==> flow/design.v <==
`timescale 1ns / 1ps
module Cordic_Machine(clock_pulse, reset, x_input, y_input, z_input, x_output, y_output, z_output, flag);
	input clock_pulse;
	input reset;  
	parameter fractional_bit = 22;
	parameter iteration_number = 22;
	input signed [fractional_bit+2:0] x_input;
	input signed [fractional_bit+2:0] y_input;
	input signed [fractional_bit+2:0] z_input;
	output signed [fractional_bit+2:0] x_output;
	output signed [fractional_bit+2:0] y_output;
	output signed [fractional_bit+2:0] z_output;
	output flag;  
	reg signed [fractional_bit+2:0] x_temp_result;
	reg signed [fractional_bit+2:0] y_temp_result;
	reg signed [fractional_bit+2:0] z_temp_result;
	reg [5:0] counter;  
	wire signed [fractional_bit+2:0] LUT_Atan [0:iteration_number];
	assign LUT_Atan[00] = 25'b000_0010000000000000000000;    
	assign LUT_Atan[01] = 25'b000_0001001011100100000000;   
	assign LUT_Atan[02] = 25'b000_0000100111111011001110;  
	assign LUT_Atan[03] = 25'b000_0000010100010001000100;
	assign LUT_Atan[04] = 25'b000_0000001010001011000011;
	assign LUT_Atan[05] = 25'b000_0000000101000101110101;
	assign LUT_Atan[06] = 25'b000_0000000010100010111101;
	assign LUT_Atan[07] = 25'b000_0000000001010001011111;
	assign LUT_Atan[08] = 25'b000_0000000000101000101111;
	assign LUT_Atan[09] = 25'b000_0000000000010100010111;
	assign LUT_Atan[10] = 25'b000_0000000000001010001011;
	assign LUT_Atan[11] = 25'b000_0000000000000101000101;
	assign LUT_Atan[12] = 25'b000_0000000000000010100010;
	assign LUT_Atan[13] = 25'b000_0000000000000001010001;
	assign LUT_Atan[14] = 25'b000_0000000000000000101000;
	assign LUT_Atan[15] = 25'b000_0000000000000000010100;
	assign LUT_Atan[16] = 25'b000_0000000000000000001010;
	assign LUT_Atan[17] = 25'b000_0000000000000000000101;
	assign LUT_Atan[18] = 25'b000_0000000000000000000010;
	assign LUT_Atan[19] = 25'b000_0000000000000000000001;
	assign LUT_Atan[20] = 25'b000_0000000000000000000000;
	assign LUT_Atan[21] = 25'b000_0000000000000000000000;
	assign LUT_Atan[22] = 25'b000_0000000000000000000000;
	always @(posedge clock_pulse) 
		begin
			if (reset)
				begin
					counter <= 0;
				end
			else if (counter == 0) 
				begin
					x_temp_result <= x_input;
					y_temp_result <= y_input;
					z_temp_result <= z_input;
					counter <= counter +1;
				end
			else 
				begin
					x_temp_result <= z_temp_result[fractional_bit+2] ? x_temp_result + (y_temp_result >>> (counter-1))
																					 : x_temp_result - (y_temp_result >>> (counter-1));
					y_temp_result <= z_temp_result[fractional_bit+2] ? y_temp_result - (x_temp_result >>> (counter-1))
																					 : y_temp_result + (x_temp_result >>> (counter-1));
					z_temp_result <= z_temp_result[fractional_bit+2] ? z_temp_result + LUT_Atan[counter-1]
																					 : z_temp_result - LUT_Atan[counter-1];
					counter <= (counter + 1) % (iteration_number);
				end
		end
	assign flag  = (counter == iteration_number-1) ? 1: 0;
	assign x_output = x_temp_result;
	assign y_output = y_temp_result;
	assign z_output = z_temp_result;
endmodule
# ---- Tool chain data of Cordic_Machine
# Each step is given for the RTL above and for the edited RTL.
# "orig" refers to lines of the RTL above, "edited" to lines of the edited file.
# "diff" is "edited" less "orig", of the values as shown; "change_rel_pct" is that difference over "orig", in percent.
# Library cell names are shortened.
# Not given: --
dict set report design {
  design {Cordic_Machine}
  clock_port {clock_pulse}
  cell_library {sky130hd}
  lib_corner {tt_025C_1v80}
}

# ---- Edit of the RTL
# The edit as a unified diff against the file above.
# The edit is scripted: it alters the design's behaviour and was not made to optimise anything.
# begin of diff
@@ -3,5 +3,5 @@
 	input clock_pulse;
 	input reset;  
-	parameter fractional_bit = 22;
+	parameter fractional_bit = 33;
 	parameter iteration_number = 22;
 	input signed [fractional_bit+2:0] x_input;
# end of diff

# ---- Word level
# Source: Yosys, flattened and elaborated, memories not mapped. Widths are those after wreduce; folded enables and synchronous resets count as part of the registers. Registers that Yosys merges into a memory's read port (data or address) are not register bits. Print and check cells do not count. Equal cells are merged and count once.
# item orig edited diff change_rel_pct
set word_totals {}
lappend word_totals {out_inout_bits 76 109 33 43.42}
lappend word_totals {word_cells 52 52 0 0.00}
lappend word_totals {regBits 81 114 33 40.74}
lappend word_totals {in_bits 77 110 33 42.86}
# item orig edited diff change_rel_pct
set classes {}
lappend classes {reduce_and_logical 3 3 0 0.00}
lappend classes {n_div 1 1 0 0.00}
lappend classes {muxes 11 11 0 0.00}
lappend classes {add_sub_neg 8 8 0 0.00}
lappend classes {equal 23 23 0 0.00}
lappend classes {n_shift 2 2 0 0.00}
# operator orig edited diff change_rel_pct
set op_table {}
lappend op_table {{two-way mux 25 bit} 8 0 -8 -100.00}
lappend op_table {{two-way mux 36 bit} 0 8 8 --}
lappend op_table {{adder 25 bit} 3 0 -3 -100.00}
lappend op_table {{subtractor 25 bit} 3 0 -3 -100.00}
lappend op_table {{adder 36 bit} 0 3 3 --}
lappend op_table {{subtractor 36 bit} 0 3 3 --}
lappend op_table {{>>> shifter 25 x 32 -> 25 bit} 2 0 -2 -100.00}
lappend op_table {{>>> shifter 36 x 32 -> 36 bit} 0 2 2 --}
lappend op_table {{parallel mux 25 bit (select 21 bit)} 1 0 -1 -100.00}
lappend op_table {{parallel mux 36 bit (select 21 bit)} 0 1 1 --}
lappend op_table {{equality test 5 x 4 -> 1 bit (second input constant)} 8 8 0 0.00}
lappend op_table {{equality test 5 bit (second input constant)} 7 7 0 0.00}
lappend op_table {{equality test 5 x 3 -> 1 bit (second input constant)} 4 4 0 0.00}
lappend op_table {{equality test 5 x 2 -> 1 bit (second input constant)} 2 2 0 0.00}
lappend op_table {{adder 6 x 1 -> 7 bit (second input constant)} 1 1 0 0.00}
lappend op_table {{equality test 5 x 1 -> 1 bit (second input constant)} 1 1 0 0.00}
lappend op_table {{equality test 6 x 5 -> 1 bit (second input constant)} 1 1 0 0.00}
lappend op_table {{logical NOT 5 bit} 1 1 0 0.00}
lappend op_table {{logical NOT 6 bit} 1 1 0 0.00}
lappend op_table {{modulo 32 x 5 -> 32 bit (second input constant)} 1 1 0 0.00}
lappend op_table {{two-way mux 1 bit} 1 1 0 0.00}
lappend op_table {{two-way mux 6 bit} 1 1 0 0.00}
lappend op_table {{OR reduction 3 bit} 1 1 0 0.00}
lappend op_table {{subtractor 6 x 1 -> 7 bit (second input constant)} 1 1 0 0.00}

# ---- Depth
# Yosys ltp: most cells in a row. Word level: on the elaborated netlist, between registers, memories and ports. Mapped: between sequential cells and ports; inverters and the memories' decode and read muxes count.
# item orig edited diff change_rel_pct
set logic_depth {}
lappend logic_depth {depth_word 9 9 0 0.00}
lappend logic_depth {abc_area 0 0 -- --}
lappend logic_depth {depth_mapped 34 33 -1 -2.94}
lappend logic_depth {mapped_depth_nobuf 26 27 1 3.85}

# ---- Netlist
# The flow's flattened synthesis, as Yosys stat reports it; memories are mapped. The netlist is that of the ABC_AREA named above (0 if unset); the other value can give another one.
# item orig edited diff change_rel_pct
set mapped {}
lappend mapped {buffers 90 146 56 62.22}
lappend mapped {flip_flops 81 114 33 40.74}
lappend mapped {seqArea_mm2 0.0023723 0.0033632 0.0009909 41.77}
lappend mapped {area_mm2 0.0124319 0.0186266 0.0061947 49.83}
lappend mapped {mapped_cells 1507 2362 855 56.74}
# cell orig edited diff change_rel_pct
set types {}
lappend types {nor2_1 132 239 107 81.06}
lappend types {a21oi_1 155 241 86 55.48}
lappend types {nand2_1 173 243 70 40.46}
lappend types {o21ai_0 94 143 49 52.13}
lappend types {mux2i_1 38 87 49 128.95}
lappend types {nor3_1 18 52 34 188.89}
lappend types {ha_1 84 117 33 39.29}
lappend types {edfxtp_1 75 108 33 44.00}
lappend types {xnor2_1 71 102 31 43.66}
lappend types {clkbuf_1 40 69 29 72.50}
lappend types {mux2_2 14 37 23 164.29}
lappend types {a21o_1 31 53 22 70.97}
lappend types {nand3_1 40 58 18 45.00}
lappend types {a31oi_1 31 47 16 51.61}
lappend types {a211oi_1 13 29 16 123.08}
lappend types {o211ai_1 13 29 16 123.08}
lappend types {o21bai_1 11 26 15 136.36}
lappend types {xor2_1 68 82 14 20.59}
# The list need not be complete.

# ---- Worst setup path after synthesis
# OpenSTA on the mapped netlist: ideal clock, no wires. The path of least setup slack (recovery checks aside). Input and output delay are each 20% of the period. Register names are those of the netlist, which keeps one name where synthesis merged equal registers.
# item orig edited diff change_rel_pct
set synth_timing {}
lappend synth_timing {path_type {register to register} {register to register} -- --}
lappend synth_timing {from {register counter[0]} {register counter[0]} -- --}
lappend synth_timing {to {register x_temp_result[24]} {register y_temp_result[34]} -- --}
lappend synth_timing {path_delay_ns 6.933 7.352 0.419 6.04}
lappend synth_timing {required_time_ns 5.737 5.730 -0.007 -0.12}
lappend synth_timing {path_slack_ns -0.933 -1.352 -0.419 --}
lappend synth_timing {stages 33 30 -3 -9.09}
lappend synth_timing {t_arrival_ns 6.670 7.082 0.412 6.18}
lappend synth_timing {period_ns 6.0 6.0 0.0 0.00}
lappend synth_timing {setup_ns 0.263 0.270 0.007 --}
lappend synth_timing {n_path_buf 8 4 -4 -50.00}
lappend synth_timing {launch_ns 0.000 0.000 0.000 --}
lappend synth_timing {period_less_setup_slack_ns 6.933 7.352 0.419 6.04}
# "path_delay_ns" is the arrival time less input delay plus setup time.
# "stages" counts driving pins, that of a launching flip-flop among them; a cell with two outputs on the path counts twice.
# "period_less_setup_slack_ns" is the clock period less the worst setup slack; recovery checks do not enter. This is arithmetic on one report: input and output delays are still those of the set period (20% each).
# Between the ends stands the longest chain of elaborated cells between them, by number of cells; it is not shown to be the way that was timed. Of several equally long chains one is given.
# A line is the first line of the expression or statement that the cell stems from. Yosys adds cells for indexed reads and writes and turns some case tables into memories.
# At most two assigning lines are given for a register; there are more.
dict set report synth_between_orig {
  path_cell_list {dfxtp_1 buf_6 buf_8 buf_6 buf_8 inv_1 ha_1 buf_4 buf_4 buf_2 buf_4 mux4_2 nand2_1 nand3_1 a311o_1 nand3_1 ha_1 nand2b_1 nor4b_4 a21oi_1 xnor2_1 ha_1 a21o_1 a21o_1 a21o_1 a221oi_1 a21oi_1 nor2b_1 a2111oi_0 o21bai_1 a21oi_1 xnor2_1 o21ai_1}
  elab_chain_cells 5
  cells_between 7
  cone_classes {add/sub (3); shift (1); mux (2); reduce/logical (1)}
}
# item line_no
set synth_lines_orig {}
lappend synth_lines_orig {{from (decl)} 17} ;# reg [5:0] counter;
lappend synth_lines_orig {{from (assign)} 53} ;# counter <= counter +1;
lappend synth_lines_orig {{from (assign)} 63} ;# counter <= (counter + 1) % (iteration_number);
lappend synth_lines_orig {{subtractor 6 x 1 -> 7 bit} 58} ;# : x_temp_result - (y_temp_result >>> (counter-1));
lappend synth_lines_orig {{>>> shifter 25 x 32 -> 25 bit} 58}
lappend synth_lines_orig {{subtractor 25 bit} 58}
lappend synth_lines_orig {{two-way mux 25 bit} 57} ;# x_temp_result <= z_temp_result[fractional_bit+2] ? x_temp_result + (y_temp_result >>> (counter-1))
lappend synth_lines_orig {{two-way mux 25 bit} 48} ;# else if (counter == 0)
lappend synth_lines_orig {{to (assign)} 50} ;# x_temp_result <= x_input;
lappend synth_lines_orig {{to (assign)} 57}
lappend synth_lines_orig {{to (decl)} 14} ;# reg signed [fractional_bit+2:0] x_temp_result;
dict set report synth_between_edited {
  path_cell_list {dfxtp_1 buf_6 buf_6 clkinv_1 ha_1 buf_1 buf_2 mux4_2 a22o_1 a211oi_2 o221ai_1 o21bai_1 inv_1 ha_1 nor3b_1 and3_1 a21oi_1 xnor2_1 ha_1 and3_1 nand3_1 o211ai_1 a2111oi_0 nor4b_1 a31oi_1 o311ai_0 nand4_1 a31oi_1 a21oi_1 or3b_2}
  elab_chain_cells 5
  cells_between 7
  cone_classes {add/sub (3); shift (1); mux (2); reduce/logical (1)}
}
# item line_no
set synth_lines_edited {}
lappend synth_lines_edited {{from (decl)} 17} ;# reg [5:0] counter;
lappend synth_lines_edited {{from (assign)} 53} ;# counter <= counter +1;
lappend synth_lines_edited {{from (assign)} 63} ;# counter <= (counter + 1) % (iteration_number);
lappend synth_lines_edited {{subtractor 6 x 1 -> 7 bit} 60} ;# : y_temp_result + (x_temp_result >>> (counter-1));
lappend synth_lines_edited {{>>> shifter 36 x 32 -> 36 bit} 60}
lappend synth_lines_edited {{adder 36 bit} 60}
lappend synth_lines_edited {{two-way mux 36 bit} 59} ;# y_temp_result <= z_temp_result[fractional_bit+2] ? y_temp_result - (x_temp_result >>> (counter-1))
lappend synth_lines_edited {{two-way mux 36 bit} 48} ;# else if (counter == 0)
lappend synth_lines_edited {{to (assign)} 51} ;# y_temp_result <= y_input;
lappend synth_lines_edited {{to (assign)} 59}
lappend synth_lines_edited {{to (decl)} 15} ;# reg signed [fractional_bit+2:0] y_temp_result;

# ---- Path in the finished layout
# From the final timing report of each run of pair A: the path of least setup slack in the routed layout; clock arrival at registers is part of the times.
# item orig edited diff change_rel_pct
set layout_timing {}
lappend layout_timing {path_type {register to register} {register to register} -- --}
lappend layout_timing {from {register counter[0]} {register counter[0]} -- --}
lappend layout_timing {to {register x_temp_result[24]} {register y_temp_result[34]} -- --}
lappend layout_timing {launch_ns 0.37 0.49 0.12 32.43}
lappend layout_timing {period_ns 5.86 5.86 0.00 0.00}
lappend layout_timing {stages 27 27 0 0.00}
lappend layout_timing {path_slack_ns 0.21 -0.45 -0.66 --}
lappend layout_timing {t_arrival_ns 5.78 6.56 0.78 13.49}
lappend layout_timing {required_time_ns 5.98 6.11 0.13 2.17}
lappend layout_timing {n_path_buf 3 7 4 133.33}
lappend layout_timing {setup_ns 0.25 0.25 0.00 --}
# Between the ends stands the longest chain of elaborated cells between them, by number of cells; it is not shown to be the way that was timed. Of several equally long chains one is given.
# At most two assigning lines are given for a register; there are more.
dict set report layout_between_orig {
  path_cell_list {dfxtp_4 clkinvlp_4 ha_4 xnor2_4 buf_6 buf_6 mux4_2 o22ai_1 o21ai_0 and4_1 a311oi_2 nor4b_4 buf_4 a21oi_1 xnor2_1 ha_1 a21o_1 a21o_1 a21o_1 a221oi_4 a21oi_2 nor2b_4 a2111oi_4 o21bai_1 a21oi_2 xnor2_1 o21ai_1}
  elab_chain_cells 5
  cells_between 7
  cone_classes {add/sub (3); shift (1); mux (2); reduce/logical (1)}
}
# item line_no
set layout_lines_orig {}
lappend layout_lines_orig {{from (decl)} 17} ;# reg [5:0] counter;
lappend layout_lines_orig {{from (assign)} 53} ;# counter <= counter +1;
lappend layout_lines_orig {{from (assign)} 63} ;# counter <= (counter + 1) % (iteration_number);
lappend layout_lines_orig {{subtractor 6 x 1 -> 7 bit} 58} ;# : x_temp_result - (y_temp_result >>> (counter-1));
lappend layout_lines_orig {{>>> shifter 25 x 32 -> 25 bit} 58}
lappend layout_lines_orig {{subtractor 25 bit} 58}
lappend layout_lines_orig {{two-way mux 25 bit} 57} ;# x_temp_result <= z_temp_result[fractional_bit+2] ? x_temp_result + (y_temp_result >>> (counter-1))
lappend layout_lines_orig {{two-way mux 25 bit} 48} ;# else if (counter == 0)
lappend layout_lines_orig {{to (assign)} 50} ;# x_temp_result <= x_input;
lappend layout_lines_orig {{to (assign)} 57}
lappend layout_lines_orig {{to (decl)} 14} ;# reg signed [fractional_bit+2:0] x_temp_result;
dict set report layout_between_edited {
  path_cell_list {dfxtp_4 buf_6 buf_12 or4_4 nand2_4 buf_4 nor3_1 a211oi_2 buf_4 o21ai_0 or2_1 or3_4 buf_4 or3_1 o21a_1 xor2_1 buf_4 ha_2 a21o_1 a21o_1 a21oi_1 nor2_1 a21oi_1 a31oi_2 buf_4 nand3_2 or3b_4}
  elab_chain_cells 5
  cells_between 7
  cone_classes {add/sub (3); shift (1); mux (2); reduce/logical (1)}
}
# item line_no
set layout_lines_edited {}
lappend layout_lines_edited {{from (decl)} 17} ;# reg [5:0] counter;
lappend layout_lines_edited {{from (assign)} 53} ;# counter <= counter +1;
lappend layout_lines_edited {{from (assign)} 63} ;# counter <= (counter + 1) % (iteration_number);
lappend layout_lines_edited {{subtractor 6 x 1 -> 7 bit} 60} ;# : y_temp_result + (x_temp_result >>> (counter-1));
lappend layout_lines_edited {{>>> shifter 36 x 32 -> 36 bit} 60}
lappend layout_lines_edited {{adder 36 bit} 60}
lappend layout_lines_edited {{two-way mux 36 bit} 59} ;# y_temp_result <= z_temp_result[fractional_bit+2] ? y_temp_result - (x_temp_result >>> (counter-1))
lappend layout_lines_edited {{two-way mux 36 bit} 48} ;# else if (counter == 0)
lappend layout_lines_edited {{to (assign)} 51} ;# y_temp_result <= y_input;
lappend layout_lines_edited {{to (assign)} 59}
lappend layout_lines_edited {{to (decl)} 15} ;# reg signed [fractional_bit+2:0] y_temp_result;

# ---- Measured runs
# Both versions went through the flow (Yosys, OpenROAD) with the same settings in each pair. Constraints: input delay and output delay 20% of the set period each, output load 0.01 pF.
dict set report flow_settings_pair_A {
  CORE_UTILIZATION 40
  period_ns 5.86
  CAP_MARGIN 20
  CORE_MARGIN 2
  SLEW_MARGIN 20
}
# item orig edited diff change_rel_pct
set results_pair_A {}
lappend results_pair_A {achieved_period_ns 5.653 6.308 0.655 11.59}
lappend results_pair_A {timing.hold.ws_ns 0.703 0.744 0.041 --}
lappend results_pair_A {layout_stdcell_area_mm2 0.0169588 0.0314126 0.0144538 85.23}
lappend results_pair_A {finalUtil_pct 55.4 67.9 12.5 --}
lappend results_pair_A {power_mw 12.872 25.150 12.278 95.39}
lappend results_pair_A {design_die_area_mm2 0.0325063 0.0483076 0.0158013 48.61}
lappend results_pair_A {tns_setup_ns 0.000 -6.431 -6.431 --}
lappend results_pair_A {timing.setup.ws_ns 0.207 -0.448 -0.655 --}
lappend results_pair_A {ys_area_mm2 0.0124319 0.0186266 0.0061947 49.83}
# "achieved_period_ns" = clock period - worst setup slack. The figure is calculated, with input and output delays left at 20% of the set period.
# "power_mw": no workload was simulated; the value follows from the tool's default switching activity.
